==> flow/design.v <==
module top #(parameter WIDTH = 32)
(
	input				   clk,
	input				   rst,
	input 				   div_ready,
	input 				   div_datavalid_i,
	input 	   [WIDTH-1:0] div_dividend_i,
	input 	   [WIDTH-1:0] div_divisor_i,
	output reg 		 	   div_doing_o,
	output reg 		 	   div_qrvalid_o,
	output reg [WIDTH-1:0] div_quotient_o,
	output reg [WIDTH-1:0] div_remainder_o
);
reg [2*WIDTH  :0] div_remainder_r 	[WIDTH-1:0];
reg [2*WIDTH-1:0] div_divisor_r   	[WIDTH-1:0];
reg [  WIDTH-1:0] div_quotient_r  	[WIDTH-1:0];
reg               div_data_valid_r 	[WIDTH-1:0];
reg 		 	  div_qrvalid_r;
reg [WIDTH-1:0]   div_quotiento_r;
reg [WIDTH-1:0]   div_remaindero_r;
always @(posedge clk) begin
    if (rst) begin
    	div_doing_o <= 1'b0;
    end
    else if (div_qrvalid_o) begin
      	div_doing_o <= 1'b0;
    end
    else if(div_datavalid_i) begin
      	div_doing_o <= 1'b1;
    end
end
always @(posedge clk ) begin
	if (rst) begin
    	div_quotient_o 	<= 1'b0;
		div_remainder_o	<= 0;
		div_qrvalid_o	<=0;
    end
	else if (div_ready)begin
		div_quotient_o 	<= 1'b0;
		div_remainder_o	<= 0;
		div_qrvalid_o	<=0;
	end
	else if(div_qrvalid_r)begin
		div_quotient_o 	<= div_quotiento_r;
		div_remainder_o	<= div_remaindero_r;
		div_qrvalid_o	<= div_qrvalid_r;
	end
end
genvar div_m_var;
always @ (posedge clk ) begin
	if (rst) begin
		div_remainder_r	[0] <= {2*WIDTH+1{1'b0}};
		div_divisor_r  	[0] <= {2*WIDTH  {1'b0}};
		div_quotient_r 	[0] <= {  WIDTH  {1'b0}};
		div_data_valid_r[0] <=            1'b0  ;
	end else if (div_datavalid_i) begin
		if (|div_divisor_i) begin 
			div_remainder_r	[0] 	<= (div_dividend_i<<1) - (div_divisor_i<<WIDTH);
			div_divisor_r  	[0] 	<= div_divisor_i<<WIDTH;
			div_quotient_r 	[0] 	<= {  WIDTH  {1'b0}};
			div_data_valid_r[0] 	<=            1'b1  ;
		end else begin
			div_remainder_r	[0] 	<= {2*WIDTH+1{1'b0}};
			div_divisor_r  	[0] 	<= {2*WIDTH  {1'b0}};
			div_quotient_r 	[0] 	<= {  WIDTH  {1'b0}};
			div_data_valid_r[0] 	<=            1'b0  ;
		end
	end else begin
		div_remainder_r	[0]		<= {2*WIDTH+1{1'b0}};
		div_divisor_r  	[0]		<= {2*WIDTH  {1'b0}};
		div_quotient_r 	[0]		<= {  WIDTH  {1'b0}};
		div_data_valid_r[0]		<=            1'b0  ;
	end
end
generate
for (div_m_var=1;div_m_var<WIDTH;div_m_var=div_m_var+1) begin: calculate_cycle
	always @ (posedge clk ) begin
		if (rst) begin
			div_remainder_r[div_m_var] 	<= {2*WIDTH+1{1'b0}};
			div_divisor_r  [div_m_var] 	<= {2*WIDTH  {1'b0}};
			div_quotient_r [div_m_var] 	<= {  WIDTH  {1'b0}};
			div_data_valid_r[div_m_var] <=            1'b0  ;
		end else if (div_data_valid_r[div_m_var-1]) begin
			if (div_remainder_r[div_m_var-1][2*WIDTH]) begin 
				div_remainder_r[div_m_var] <= ((div_remainder_r[div_m_var-1]+div_divisor_r[div_m_var-1])<<1) - div_divisor_r[div_m_var-1];
				div_divisor_r  [div_m_var] <= div_divisor_r  [div_m_var-1];
				div_quotient_r [div_m_var] <= div_quotient_r [div_m_var-1]<<1 ;
				div_data_valid_r[div_m_var] <= div_data_valid_r[div_m_var-1];
			end else begin 
				div_remainder_r[div_m_var] <= (div_remainder_r[div_m_var-1]<<1) - div_divisor_r[div_m_var-1];
				div_divisor_r  [div_m_var] <= div_divisor_r  [div_m_var-1];
				div_quotient_r [div_m_var] <= (div_quotient_r [div_m_var-1]<<1) + 1'b1;
				div_data_valid_r[div_m_var] <= div_data_valid_r[div_m_var-1];
			end
		end else begin
			div_remainder_r[div_m_var] <= div_remainder_r[div_m_var-1];
			div_divisor_r  [div_m_var] <= div_divisor_r  [div_m_var-1];
			div_quotient_r [div_m_var] <= div_quotient_r [div_m_var-1];
			div_data_valid_r[div_m_var] <= div_data_valid_r[div_m_var-1];
		end
	end
end
endgenerate
always @ (posedge clk ) begin
	if (rst) begin
		div_remaindero_r <= {WIDTH{1'b0}};
		div_remaindero_r  <= {WIDTH{1'b0}};
		div_qrvalid_r  <=        1'b0  ;
	end else if (div_data_valid_r[WIDTH-1]) begin
		if (div_remainder_r[WIDTH-1][2*WIDTH]) begin
			div_remaindero_r <= (div_remainder_r[WIDTH-1]+div_divisor_r[WIDTH-1])>>WIDTH;
			div_quotiento_r  <= div_quotient_r [WIDTH-1]<<1;
			div_qrvalid_r  <= div_data_valid_r[WIDTH-1];
		end else begin
			div_remaindero_r <= div_remainder_r[WIDTH-1]>>WIDTH;
			div_quotiento_r  <= (div_quotient_r [WIDTH-1]<<1) + 1'b1;
			div_qrvalid_r  <= div_data_valid_r[WIDTH-1];
		end
	end else begin
			div_qrvalid_r  <= div_data_valid_r[WIDTH-1];
	end
end
endmodule
-- Tool chain data of top
What the tools print for top, step after step.
Line numbers count from 1 in the design file above.
A cell with - has no value.
- design top: top
- clock input: clk
- standard-cell library: sky130hd
- corner: tt_025C_1v80

-- After elaboration
Yosys after proc, flatten, opt, wreduce and memory -nomap, before mapping. Print and check cells are not counted. Equal cells are merged and count once.
- input port bits: 68
- output and inout bits: 66
- word-level cells at 398
- bits in registers at 4198
- noted mux-type cells: 126
- noted add/sub/neg operators: 126
- bitwise logic cells at 4
- reduce/logical cells: 7
- operators with widths (kind ; count):
    subtractor 65 x 64 -> 65 bit ; 62
    two-way mux 65 bit ; 62
    adder 64 bit ; 32
    two-way mux 31 bit ; 58
    adder 31 x 1 -> 31 bit with constant B ; 29
    subtractor 33 x 64 -> 65 bit ; 1
    two-way mux 32 bit ; 2
    adder 32 x 1 -> 32 bit with constant B ; 1
    OR reduction 32 bit ; 1
    OR reduction 2 bit ; 4
    two-way mux 3 bit ; 2
    inverter 1 bit ; 4
    adder 2 x 1 -> 3 bit with constant B ; 1
    OR reduction 3 bit ; 1
    AND reduction 2 bit ; 1
    two-way mux 1 bit ; 2

-- Longest topological paths
Depth = most cells in a row (Yosys ltp): at word level without a register or memory, in the mapped netlist without a sequential cell, where the memories' decode and read muxes count.
- depth in word-level cells: 4
- ABC_AREA at 0
- depth in mapped cells: 29
- noted gate-level depth less buffers: 28

-- After synthesis
The flow's flattened synthesis, as Yosys stat reports it; memories are mapped. The netlist is that of the ABC_AREA named above (0 if unset); the other value can give another one.
Totals and module areas in this step are rounded.
- noted mapped area: 208500 um2
- mapped flip-flops at 3235
- cells in the netlist: 24528
- sequential part of the area at 65080 um2
- cell types (cell ; count):
    sky130_fd_sc_hd__dfxtp_1 ; 3203
    sky130_fd_sc_hd__ha_1 ; 1986
    sky130_fd_sc_hd__mux2i_1 ; 1671
    sky130_fd_sc_hd__nor2_1 ; 3878
    sky130_fd_sc_hd__xnor2_1 ; 1128
    sky130_fd_sc_hd__mux2_2 ; 773
    sky130_fd_sc_hd__a21oi_1 ; 1694
    sky130_fd_sc_hd__a21o_1 ; 1041
    sky130_fd_sc_hd__inv_1 ; 1641
    sky130_fd_sc_hd__xor2_1 ; 511
    sky130_fd_sc_hd__o21ai_0 ; 808
    sky130_fd_sc_hd__nand2_1 ; 1012
    sky130_fd_sc_hd__clkbuf_1 ; 708
    sky130_fd_sc_hd__nor2b_1 ; 325
    sky130_fd_sc_hd__a211oi_1 ; 259
    sky130_fd_sc_hd__o21bai_1 ; 257
    sky130_fd_sc_hd__nand3_1 ; 349
    sky130_fd_sc_hd__nand2b_1 ; 276
Other cell types: 82; their cells: 3008.

-- Timing after synthesis
Source: OpenSTA report_checks on the synthesized netlist (no wires, ideal clock, input and output delay 20% of the period each), path of least setup slack; recovery checks are left aside. Register names are those of the netlist, which keeps one name where synthesis merged equal registers.
- path type: reg2reg
- from: register div_remainder_r[1][32]
- to: register div_remainder_r[2][64]
- setup slack: 1.978 ns
- launch time at the first pin at 0.000 ns
- noted path buffers: 0
- noted path delay: 5.523 ns
- setup time: 0.120 ns
- stages: 26
- noted required time: 7.380 ns
- arrival: 5.403 ns
- noted period: 7.5 ns
- period reached after synthesis at 5.522 ns
"path delay" = arrival - input delay + setup time.
"stages": output pins that drive a net of the path, with the launching flip-flop's if there is one; two outputs of one cell count as two.
"period reached after synthesis" = period - worst setup slack (recovery checks aside). The figure is calculated, with input and output delays left at 20% of the set period.
Between the ends stands the longest chain of elaborated cells between them, by number of cells; it is not shown to be the way that was timed. Of several equally long chains one is given.
A line is the first line of the expression or statement that the cell stems from. Yosys adds cells for indexed reads and writes and turns some case tables into memories.
At most two assigning lines are given for a register; there are more.
- cells stage by stage: sky130_fd_sc_hd__dfxtp_1 -> sky130_fd_sc_hd__ha_1 -> sky130_fd_sc_hd__inv_1 -> sky130_fd_sc_hd__fa_1 -> sky130_fd_sc_hd__nor2b_1 -> sky130_fd_sc_hd__o21a_1 -> sky130_fd_sc_hd__o21ai_0 -> sky130_fd_sc_hd__a31oi_1 -> sky130_fd_sc_hd__a31oi_1 -> sky130_fd_sc_hd__o31a_1 -> sky130_fd_sc_hd__a2bb2oi_1 -> sky130_fd_sc_hd__a21oi_1 -> sky130_fd_sc_hd__a31oi_1 -> sky130_fd_sc_hd__o21ai_0 -> sky130_fd_sc_hd__xnor2_1 -> sky130_fd_sc_hd__mux2_2 -> sky130_fd_sc_hd__ha_1 -> sky130_fd_sc_hd__and4_1 -> sky130_fd_sc_hd__and2_1 -> sky130_fd_sc_hd__o21ai_0 -> sky130_fd_sc_hd__o21ai_1 -> sky130_fd_sc_hd__or4b_1 -> sky130_fd_sc_hd__a31oi_1 -> sky130_fd_sc_hd__xnor2_1 -> sky130_fd_sc_hd__and3_1 -> sky130_fd_sc_hd__o31a_1
- cells in the longest elaborated chain at 4
- elaborated cells on any way between the ends at 5
- RTL lines with such cells: 4
- those cells by class: add/sub (3); mux (2)
- RTL lines, path post-synthesis (what ; line ; RTL):
    start, declared ; 14 ; reg [2*WIDTH :0] div_remainder_r [WIDTH-1:0];
    start, assigned ; 85 ; div_remainder_r[div_m_var] <= ((div_remainder_r[div_m_var-1]+div_divisor_r[div_m_var-1])<<1) - div_divisor_r[d ...
    start, assigned ; 90 ; div_remainder_r[div_m_var] <= (div_remainder_r[div_m_var-1]<<1) - div_divisor_r[div_m_var-1];
    adder 64 bit ; 85 ;
    subtractor 65 x 64 -> 65 bit ; 85 ;
    two-way mux 65 bit ; 84 ; if (div_remainder_r[div_m_var-1][2*WIDTH]) begin
    two-way mux 65 bit ; 83 ; end else if (div_data_valid_r[div_m_var-1]) begin
    end, assigned ; 85 ;
    end, assigned ; 90 ;
    end, declared ; 14 ;

-- Path in the finished layout
From the final timing report of record 1: the path of least setup slack in the routed layout; clock arrival at registers is part of the times.
- path type: reg2reg
- from: register div_divisor_r[13][32]
- to: register div_remainder_r[14][64]
- setup time: 0.12 ns
- launch time at the first pin at 0.93 ns
- arrival: 8.36 ns
- stages: 26
- noted period: 7.5 ns
- noted path buffers: 0
- setup slack: 0.02 ns
- noted required time: 8.38 ns
Between the ends stands the longest chain of elaborated cells between them, by number of cells; it is not shown to be the way that was timed. Of several equally long chains one is given.
At most two assigning lines are given for a register; there are more.
- cells stage by stage: sky130_fd_sc_hd__dfxtp_1 -> sky130_fd_sc_hd__ha_1 -> sky130_fd_sc_hd__inv_1 -> sky130_fd_sc_hd__fa_1 -> sky130_fd_sc_hd__nor2b_1 -> sky130_fd_sc_hd__o21ai_0 -> sky130_fd_sc_hd__a21boi_0 -> sky130_fd_sc_hd__o21ai_0 -> sky130_fd_sc_hd__a31o_2 -> sky130_fd_sc_hd__a2111oi_1 -> sky130_fd_sc_hd__o211ai_1 -> sky130_fd_sc_hd__nand2_1 -> sky130_fd_sc_hd__a31o_2 -> sky130_fd_sc_hd__a21oi_1 -> sky130_fd_sc_hd__xnor2_1 -> sky130_fd_sc_hd__mux2_2 -> sky130_fd_sc_hd__ha_1 -> sky130_fd_sc_hd__nand2_1 -> sky130_fd_sc_hd__o41a_1 -> sky130_fd_sc_hd__o41a_1 -> sky130_fd_sc_hd__o21a_1 -> sky130_fd_sc_hd__o21a_1 -> sky130_fd_sc_hd__o211ai_1 -> sky130_fd_sc_hd__o41ai_1 -> sky130_fd_sc_hd__or4b_1 -> sky130_fd_sc_hd__a31oi_1
- cells in the longest elaborated chain at 4
- elaborated cells on any way between the ends at 5
- RTL lines with such cells: 4
- those cells by class: add/sub (3); mux (2)
- RTL lines, path post-layout (what ; line ; RTL):
    start, declared ; 15 ; reg [2*WIDTH-1:0] div_divisor_r [WIDTH-1:0];
    start, assigned ; 86 ; div_divisor_r [div_m_var] <= div_divisor_r [div_m_var-1];
    start, assigned ; 91 ; div_divisor_r [div_m_var] <= div_divisor_r [div_m_var-1];
    adder 64 bit ; 85 ; div_remainder_r[div_m_var] <= ((div_remainder_r[div_m_var-1]+div_divisor_r[div_m_var-1])<<1) - div_divisor_r[d ...
    subtractor 65 x 64 -> 65 bit ; 85 ;
    two-way mux 65 bit ; 84 ; if (div_remainder_r[div_m_var-1][2*WIDTH]) begin
    two-way mux 65 bit ; 83 ; end else if (div_data_valid_r[div_m_var-1]) begin
    end, assigned ; 85 ;
    end, assigned ; 90 ; div_remainder_r[div_m_var] <= (div_remainder_r[div_m_var-1]<<1) - div_divisor_r[div_m_var-1];
    end, declared ; 14 ; reg [2*WIDTH :0] div_remainder_r [WIDTH-1:0];

Appendix: measured runs

Flow measurements of top on sky130hd: 2 stored runs with different settings, listed in no order. Input and output delays are each 20% of the period that was set; the output load is 0.01 pF.
"clock period reached": clock period set for the run, less the worst setup slack. It is reckoned from that one timing run; input and output delays stay at 20% of the period that was set.
"worst setup path time" is the time allowed to the run's worst setup path (the clock period less input and output delay, where it has them) less its slack. Clock arrival times count: a late capture clock shortens it, a late launch clock lengthens it.
"power consumption" rests on the timing tool's default activity at the inputs, not on a simulated workload.
Values from the reports are rounded here.

Record 1

==> flow/run.sh <==
#!/bin/bash
# the make line also repeats the synthesis and layout settings of config.mk as NAME=value (left out here)
make -C /OpenROAD-flow-scripts/flow DESIGN_CONFIG=/design/flow/config.mk WORK_HOME=/design/flow/orfs CLKGATE_MAP_FILE= finish
==> flow/config.mk <==
export PLATFORM = sky130hd
export DESIGN_NAME = top
export DESIGN_NICKNAME = top
export VERILOG_FILES = /design/flow/design.v
export SDC_FILE = /design/flow/constraint.sdc
export NUM_CORES = 4
export LEC_CHECK = 0
export CAP_MARGIN = 20
export CELL_PAD_IN_SITES_DETAIL_PLACEMENT = 1
export CORE_ASPECT_RATIO = 1.65
export CORE_MARGIN = 2
export CORE_UTILIZATION = 47
export CTS_CLUSTER_DIAMETER = 256
export CTS_CLUSTER_SIZE = 29
export GPL_ROUTABILITY_DRIVEN = 0
export GPL_TIMING_DRIVEN = 0
export MIN_ROUTING_LAYER = met1
export SLEW_MARGIN = 20
export TNS_END_PERCENT = 65
==> flow/constraint.sdc <==
create_clock -name core_clock -period 7.5 [get_ports {clk}]
set_input_delay 1.5000 -clock core_clock [delete_from_list [all_inputs] [get_ports {clk}]]
set_output_delay 1.5000 -clock core_clock [all_outputs]
set_load 0.01 [all_outputs]

Measured in record 1:
- noted the worst setup slack after layout: 0.022 ns
- post-layout utilization: 0.502
- noted the total negative slack: 0.000 ns
- power consumption: 30.67 mW
- total die area at 449100 um2
- std-cell area (final layout): 222300 um2
- lowest hold slack at 0.416 ns
- noted the clock period reached: 7.478 ns
- mapped cell area after synthesis at 208500 um2
- worst setup path time: 7.48 ns
- critical path kind: reg2reg

Record 2

==> flow/run.sh <==
#!/bin/bash
# the make line also repeats the synthesis and layout settings of config.mk as NAME=value (left out here)
make -C /OpenROAD-flow-scripts/flow DESIGN_CONFIG=/design/flow/config.mk WORK_HOME=/design/flow/orfs CLKGATE_MAP_FILE= finish
==> flow/config.mk <==
export PLATFORM = sky130hd
export DESIGN_NAME = top
export DESIGN_NICKNAME = top
export VERILOG_FILES = /design/flow/design.v
export SDC_FILE = /design/flow/constraint.sdc
export NUM_CORES = 4
export LEC_CHECK = 0
export CAP_MARGIN = 20
export CORE_MARGIN = 2
export CORE_UTILIZATION = 40
export SLEW_MARGIN = 20
==> flow/constraint.sdc <==
create_clock -name core_clock -period 5.08 [get_ports {clk}]
set_input_delay 1.0160 -clock core_clock [delete_from_list [all_inputs] [get_ports {clk}]]
set_output_delay 1.0160 -clock core_clock [all_outputs]
set_load 0.01 [all_outputs]

Measured in record 2:
- noted the worst setup slack after layout: -0.271 ns
- post-layout utilization: 0.492
- noted the total negative slack: -2.337 ns
- power consumption: 60.91 mW
- total die area at 527000 um2
- std-cell area (final layout): 255700 um2
- lowest hold slack at 0.402 ns
- noted the clock period reached: 5.351 ns
- mapped cell area after synthesis at 208500 um2
- worst setup path time: 5.35 ns
- critical path kind: reg2reg
